==> flow/design.v <==
module AHB_Master_ALU_REG_pipelined (
    input wire        HCLK,        
    input wire        HRESETn,     
    output reg [31:0] HADDR,       
    output reg [2:0] HBURST,         
    output reg [2:0]  HSIZE,       
    output reg [1:0]  HTRANS,      
    output reg [31:0] HWDATA,      
    output reg        HWRITE,      
    input wire [31:0] HRDATA,      
    input wire        HREADY,      
    input wire        HRESP,
    input wire [63:0] cpu_inst
);
    wire [31:0] ReadData1, ReadData2;
    wire [31:0] ALUResult;
    reg RegWrite;
    reg [31:0] WriteData;
    reg type_data ;
    reg ALU_REG;
    reg write_read;
    reg [7:0] burst_length;
    reg [2:0] ReadReg1_ADDR;  
    reg [2:0] ReadReg2_ADDR;   
    reg [2:0] WriteReg_ADDR;   
    reg [2:0] AlU_OP;
    reg [2:0] WriteReg_ADDR2;
    reg [31:0] HWDATA_t;
    reg [31:0] HADDR_delay;
ALU alu(
    .A(ReadData1),
    .B(ReadData2),
    .AlU_OP(AlU_OP),
    .Result(ALUResult)
);
RegisterFile rf(
    .clk(HCLK),
    .rst_n(HRESETn),
    .ReadReg1_ADDR(ReadReg1_ADDR),
    .ReadReg2_ADDR(ReadReg2_ADDR),
    .WriteReg_ADDR(WriteReg_ADDR2),
    .WriteData(WriteData),
    .RegWrite(RegWrite),
    .ReadData1(ReadData1),
    .ReadData2(ReadData2)
);
localparam      IDLE         = 2'b00,
                BUSY     = 2'b01,
                NONSEQ   = 2'b10,
                SEQ      = 2'b11;
reg [9:0] burst_counter;
reg work;
always @(posedge HCLK or negedge HRESETn) begin
    if (!HRESETn)
        HADDR_delay <= 32'b0;
    else
        HADDR_delay <= cpu_inst [63:32];
end
always @(posedge HCLK or negedge HRESETn) begin
    if (!HRESETn)
    begin   
        HTRANS <= IDLE;   
        HADDR <= 32'b0;
        HBURST <= 3'b0;
        HSIZE <= 3'b0;
        HWDATA <= 32'b0;
        HWRITE <= 1'b0;
        RegWrite <= 1'b0;
        WriteData <= 32'b0;
        type_data <= 1'b0;
        ALU_REG <= 1'b0;
        write_read <= 1'b0;
        burst_length <= 8'b0;
        ReadReg1_ADDR <= 3'b0;
        ReadReg2_ADDR <= 3'b0;
        WriteReg_ADDR <= 3'b0;
        AlU_OP <= 3'b0;
        WriteReg_ADDR2 <= 3'b0;
        HWDATA_t <= 32'b0;
        burst_counter <= 10'b0;
        work <= 1'b0;
    end
    else
begin
        RegWrite <= 0;
        case (HTRANS)
            IDLE:begin
                if (type_data == 1)
                begin
                    if(ALU_REG)
                        begin
                            if(write_read)
                            begin
                                WriteData   <= ALUResult;
                                RegWrite    <= 1;
                            end                           
                             else
                            begin
                                HWDATA_t      <= ALUResult;
                                RegWrite    <= 0;
                            end                        end
                        else
                        begin
                            if (HWRITE)
                            begin
                                WriteData   <= HRDATA;
                                RegWrite    <= 1;
                            end
                            else
                            begin
                                HWDATA_t      <= ReadData1;
                                RegWrite    <= 0;
                            end
                        end
                        type_data <= 1;
                end
                type_data <= 1;
                HADDR <= HADDR_delay;
                HSIZE <= cpu_inst[6:4];  
                HWRITE <= cpu_inst[0];   
                HBURST <= cpu_inst[3:1];
                work <= cpu_inst[7];
                write_read <= cpu_inst [31];
                ALU_REG <= cpu_inst [18];
                burst_length <= cpu_inst[15:8];
                ReadReg1_ADDR <= cpu_inst[21:19]; 
                ReadReg2_ADDR <=  cpu_inst[24:22]; 
                WriteReg_ADDR <=  cpu_inst[27:25]; 
                WriteReg_ADDR2 <= WriteReg_ADDR;
                HWDATA <= HWDATA_t;
                AlU_OP <= cpu_inst [30:28];
                if (HREADY && work) begin
                    HTRANS <= NONSEQ;
                    burst_counter <= 0;        
                end
            end 
            BUSY:begin
                work <= cpu_inst[7];
                if (work) begin
                    HTRANS <= IDLE; 
                end
            end
            NONSEQ:begin
                type_data <= 1;
                HADDR <= HADDR_delay;
                HSIZE <= cpu_inst[6:4];  
                HWRITE <= cpu_inst[0];   
                HBURST <= cpu_inst[3:1];
                work <= cpu_inst[7];
                write_read <= cpu_inst [31];
                ALU_REG <= cpu_inst [18];
                burst_length <= cpu_inst[15:8];
                ReadReg1_ADDR <= cpu_inst[21:19]; 
                ReadReg2_ADDR <=  cpu_inst[24:22]; 
                WriteReg_ADDR <=  cpu_inst[27:25]; 
                WriteReg_ADDR2 <= WriteReg_ADDR;
                HWDATA <= HWDATA_t;
                AlU_OP <= cpu_inst [30:28];
                if(ALU_REG)
                        begin
                            if(write_read)
                            begin
                                WriteData   <= ALUResult;
                                RegWrite    <= 1;
                            end
                            else
                            begin
                                HWDATA_t      <= ALUResult;
                                RegWrite    <= 0;
                            end
                        end
                        else
                        begin
                            if (HWRITE)
                            begin
                                WriteData   <= HRDATA;
                                RegWrite    <= 1;
                            end
                            else
                            begin
                                HWDATA_t      <= ReadData1;
                                RegWrite    <= 0;
                            end
                        end
                if (HREADY) begin
                    if (!work)
                    HTRANS <= BUSY;
                    else if (HBURST) begin
                        type_data <= 1;
                        burst_counter <= burst_counter + 1;
                        HTRANS <= SEQ;
                    end else begin
                        type_data <= 1;
                        HTRANS <= IDLE;
                    end
                end
            end  
            SEQ:begin
                HWDATA <= HWDATA_t;
                ReadReg1_ADDR <= ReadReg1_ADDR +1;
                WriteReg_ADDR <=  WriteReg_ADDR;
                WriteReg_ADDR2 <= WriteReg_ADDR;
                RegWrite    <= 0;
                if (HREADY) begin
                    if(ALU_REG)
                        begin
                            if(write_read)
                            begin
                                WriteData   <= ALUResult;
                                RegWrite    <= 1;
                            end
                            else
                            begin
                                HWDATA_t      <= ALUResult;
                                RegWrite    <= 0;
                            end                        end
                        else
                        begin
                            if (HWRITE)
                            begin
                                WriteData   <= HRDATA;
                                RegWrite    <= 1;
                            end
                            else
                            begin
                                HWDATA_t      <= ReadData1;
                                RegWrite    <= 0;
                            end
                        end
                    HADDR <= HADDR + (4 << HSIZE); 
                        burst_counter <= burst_counter + 1;
                    if (!work)
                    HTRANS <= BUSY;
                    else if(HBURST == 3'b001 && burst_counter * HSIZE < 8'b11111111 && burst_counter < burst_length-1)
                    HTRANS <= SEQ;
                        else begin
                        HTRANS <= IDLE;
                    end
                end  
            end
            default:HTRANS <= IDLE;
        endcase
    end
end
endmodule
module ALU(
    input [31:0] A,    
    input [31:0] B,       
    input [2:0] AlU_OP,   
    output reg [31:0] Result 
);
    always @(*) begin
        case (AlU_OP)
            3'b000: Result = A + B;     
            3'b001: Result = A - B;     
            3'b010: Result = A & B;     
            3'b011: Result = A | B;     
            3'b100: Result = A ^ B;     
            3'b101: Result = ~A;        
            3'b110: Result = A << 1;    
            3'b111: Result = A >> 1;    
            default: Result = 8'b0;
        endcase
    end
endmodule
module RegisterFile(
    input clk,
    input rst_n,
    input [2:0] ReadReg1_ADDR,
    input [2:0] ReadReg2_ADDR,
    input [2:0] WriteReg_ADDR,
    input [31:0] WriteData,
    input RegWrite,
    output [31:0] ReadData1,
    output [31:0] ReadData2
);
    reg [31:0] registers [7:0]; 
    assign ReadData1 = registers[ReadReg1_ADDR];
    assign ReadData2 = registers[ReadReg2_ADDR];
    integer i;
    always @(posedge clk or negedge rst_n) begin
        if (!rst_n) begin
            for (i = 0; i < 8; i = i + 1)
                registers[i] <= 32'b0;
        end
        else if (RegWrite) begin
            registers[WriteReg_ADDR] <= WriteData;
        end
    end
endmodule
# Step by step through the tools: AHB_Master_ALU_REG_pipelined
# The steps from the RTL of AHB_Master_ALU_REG_pipelined to its reports follow in flow order.
# Line numbers count from 1 in the design file above.
# Operators: Yosys type, input widths -> output width; for muxes data width and select width s.
# Library cell names are shortened.
# A cell with -- has no value.
# inputs
design	AHB_Master_ALU_REG_pipelined
clk_port	HCLK
lib	sky130hd
pvt_corner	tt_025C_1v80

# Word-level counts
# Yosys after proc, flatten, opt, wreduce and memory -nomap, before mapping. Print and check cells are not counted.
# bits
reg_bits	463
inputBits	100
output_inout_bits	73
word_cells	148
# op_classes
addsub	6
mul	1
cmp	2
equal	39
shift	1
n_mux	39
logic	4
reduce_and_logical	27
# op_table
op	n
$pmux 32 s8	3
$mux 32	11
$pmux 32 s3	2
$add 32x32->32	2
$pmux 32 s2	1
$mux 10	5
$eq 3x3->1 const B	16
$lt 10x32->1	1
$shl 3x3->32 const A	1
$sub 32x32->32	1
$and 32x32->32	1
$or 32x32->32	1
$xor 32x32->32	1
$not 32->32	1
$mul 10x3->10	1
$pmux 10 s3	1
$eq 3x2->1 const B	8
$reduce_and 2->1	9
$mux 2	8
$eq 3x1->1 const B	5
$ne 2x2->1 const B	7
$logic_not 3->1	4
$add 10x1->10 const B	1
$lt 10x8->1 const B	1
$sub 8x1->9 const B	1
$pmux 2 s4	1
$reduce_bool 3->1	2
$reduce_or 3->1	2
# Not listed: further kinds 14, cells in them 21.

# Depth
# Yosys ltp: most cells in a row. Word level: on the elaborated netlist, between registers, memories and ports. Mapped: between sequential cells and ports; inverters and the memories' decode and read muxes count.
# depth
word_depth	8
abc_area	0
depth_mapped	28
mapped_depth_nobuf	24

# Netlist
# Yosys stat after the flow's synthesis: flattened, memories mapped to cells. It holds for the ABC_AREA given above (unset counts as 0); a run with the other value may have another netlist.
# The area totals of this step are shown rounded.
# mapped
cell_count	2864
mapped_area_mm2	0.0286
sequential_area_mm2	0.01159
ff_cells	463
n_buf	192
# types
cell_type	n	area_total_um2
dfrtp_1	463	1.16E+04
mux2_2	345	3.88E+03
ha_1	142	1.78E+03
nand2_1	274	1.03E+03
a21oi_1	163	815.782
nor2_1	216	810.778
o21ai_0	156	780.749
mux2i_1	76	760.73
xnor2_1	58	507.987
clkbuf_1	132	495.475
inv_1	125	469.2
a222oi_1	36	360.346
a221oi_1	38	332.819
mux4_2	10	225.216
o31ai_1	27	202.694
fa_1	10	200.192
o21a_1	26	195.187
o22ai_1	29	181.424
# Not listed: further types 80, cells in them 538.
# By module: a second synthesis without flattening, with its own total; a netlist apart from the flattened one above.
# unflattened
cells_unflattened	2810
area_unflattened_mm2	0.02906
# Rows give one instance, submodules left out.
# by_module
module	instances	n_cells	mod_area_mm2	seq_area_mm2
RegisterFile	1	1115	0.01369	0.006406
AHB_Master_ALU_REG_pipelined	1	957	0.01036	0.00518
ALU	1	738	0.005011	0

# Worst setup path after synthesis
# OpenSTA on the mapped netlist: ideal clock, no wires. The path of least setup slack (recovery checks aside). Input and output delay are each 20% of the period. Register names are those of the netlist, which keeps one name where synthesis merged equal registers.
# synth_path
kind	register -> register
startpoint	register ReadReg1_ADDR[2]
endpoint	register HWDATA_t[24]
clock_period_ns	6.0
setup_time_ns	0.121
t_first_pin_ns	0.000
arrival_time_ns	4.923
required_time_ns	5.879
path_slack_ns	0.956
delay_ns	5.044
path_stages	24
path_buffers	5
period_less_setup_slack_ns	5.044
# "delay_ns" is the arrival time less input delay plus setup time.
# "path_stages" counts driving pins, that of a launching flip-flop among them; a cell with two outputs on the path counts twice.
# "period_less_setup_slack_ns" = period - worst setup slack (recovery checks aside). The figure is calculated, with input and output delays left at 20% of the set period.
# The rows between start and end are the longest chain of elaborated cells between them; the timing report does not say that the signal goes this way. Where chains are equally long, one stands for them.
# A line is the first line of the expression or statement that the cell stems from. Yosys adds cells for indexed reads and writes and turns some case tables into memories.
# A register here has more assigning lines than the two given.
# synth_via
cell_sequence	dfrtp_1 clkbuf_1 inv_1 clkbuf_1 ha_1 nor4_1 nand2b_1 buf_2 buf_2 buf_2 a21oi_1 inv_1 ha_1 fa_1 nor2b_1 o21a_1 o21ai_0 a2111oi_0 nor2_1 or3_1 o2111ai_1 mux2i_1 o211a_1 o21ai_1
elab_chain_cells	8
cone_cells	22
cone_classes	2 x add/sub; 7 x eq/ne; 8 x mux; 4 x logic; 1 x reduce/logical
# synth_lines
element	line_no	source
start, declared	23	reg [2:0] ReadReg1_ADDR;
start, assigned	126	ReadReg1_ADDR <= cpu_inst[21:19];
start, assigned	153	ReadReg1_ADDR <= cpu_inst[21:19];
$eq 3x3->1	278	assign ReadData1 = registers[ReadReg1_ADDR];
$pmux 32 s8	278
$sub 32x32->32	255	3'b001: Result = A - B;
$pmux 32 s8	253	case (AlU_OP)
$mux 32	207	if(write_read)
$mux 32	205	if(ALU_REG)
$mux 32	204	if (HREADY) begin
$pmux 32 s3	86	case (HTRANS)
end, assigned	99	HWDATA_t      <= ALUResult;
end, assigned	111	HWDATA_t      <= ReadData1;
end, declared	28	reg [31:0] HWDATA_t;

# Timing after layout
# From the final timing report of entry A: the path of least setup slack in the routed layout; clock arrival at registers is part of the times.
# layout_path
kind	register -> register
startpoint	register AlU_OP[1]
endpoint	register WriteData[29]
clock_period_ns	7.39
setup_time_ns	0.10
t_first_pin_ns	0.64
arrival_time_ns	6.99
required_time_ns	7.91
path_slack_ns	0.93
path_stages	20
path_buffers	4
# The rows between start and end are the longest chain of elaborated cells between them; the timing report does not say that the signal goes this way. Where chains are equally long, one stands for them.
# A register here has more assigning lines than the two given.
# layout_via
cell_sequence	dfrtp_1 clkbuf_1 clkbuf_1 nor2_1 nand2_1 clkbuf_1 a21o_1 inv_1 ha_1 nor2b_1 o21ai_0 a21oi_2 o211ai_1 o21ba_2 or4_1 a21oi_1 mux2i_1 a221oi_2 buf_4 o31ai_1
elab_chain_cells	6
cone_cells	14
cone_classes	7 x eq/ne; 6 x mux; 1 x reduce/logical
# layout_lines
element	line_no	source
start, declared	26	reg [2:0] AlU_OP;
start, assigned	131	AlU_OP <= cpu_inst [30:28];
start, assigned	158	AlU_OP <= cpu_inst [30:28];
$eq 3x3->1	253	case (AlU_OP)
$pmux 32 s8	253
$mux 32	207	if(write_read)
$mux 32	205	if(ALU_REG)
$mux 32	204	if (HREADY) begin
$pmux 32 s3	86	case (HTRANS)
end, assigned	94	WriteData   <= ALUResult;
end, assigned	163	WriteData   <= ALUResult;
end, declared	18	reg [31:0] WriteData;

# Design AHB_Master_ALU_REG_pipelined on sky130hd. What follows are 4 stored runs of the flow, each under its own settings; their order means nothing. The constraints put input and output delay at 20% of the set period each and load the outputs with 0.01 pF.
# "timing.achieved_period_ns" = clock period - worst setup slack. The figure is calculated, with input and output delays left at 20% of the set period.
# "critical_path_time_ns" means the part of the period allowed to the worst setup path (the constraints hold back 20% at inputs and 20% at outputs) less its slack; where the path has registers, the arrival times of their clocks count too.
# The results are shown rounded.
# Settings: - = not set for that run.
# Among the results, - means that no value is shown for the run.
stored run	CELL_PAD_IN_SITES_DETAIL_PLACEMENT	CORE_MARGIN	CORE_UTILIZATION	GPL_TIMING_DRIVEN	MAX_ROUTING_LAYER	PLACE_DENSITY_LB_ADDON	SETUP_SLACK_MARGIN	period_ns	CAP_MARGIN	SLEW_MARGIN	ABC_AREA	CORE_ASPECT_RATIO	CTS_CLUSTER_DIAMETER	CTS_CLUSTER_SIZE	GPL_ROUTABILITY_DRIVEN	HOLD_SLACK_MARGIN	MIN_ROUTING_LAYER	TNS_END_PERCENT	CELL_PAD_IN_SITES_GLOBAL_PLACEMENT	PLACE_DENSITY	post_route_stdcell_area_mm2	synth_area_mm2	holdWs_ns	timing.setup.ws_ns	critical_path_time_ns	worst_setup_path_type	layout_utilization_frac	timing.achieved_period_ns	die_area_mm2
entry A	1	10	26	0	met4	0.25	0.86	7.39	20	20	-	-	-	-	-	-	-	-	-	-	0.03453	0.0286	0.444	0.926	6.46	register -> register	0.317	6.464	0.1237
entry B	2	2	65	0	-	0.19	-	8.57	20	10	1	0.54	277	55	1	0.07	met2	95	-	-	-	-	-	-	-	-	-	-	-
entry C	2	4	65	0	-	0.19	-	4.55	20	10	1	0.54	119	55	1	0.07	met2	95	-	-	-	-	-	-	-	-	-	-	-
entry D	1	2	40	1	met4	-	1.45	6.0	0	20	-	-	36	85	0	-	met1	-	3	0.6	0.03764	0.0286	0.446	0.803	5.20	register -> register	0.529	5.197	0.07366
# Entry B: did not finish, placement stopped with DPL-0033
# Entry C: did not finish, placement stopped with DPL-0033
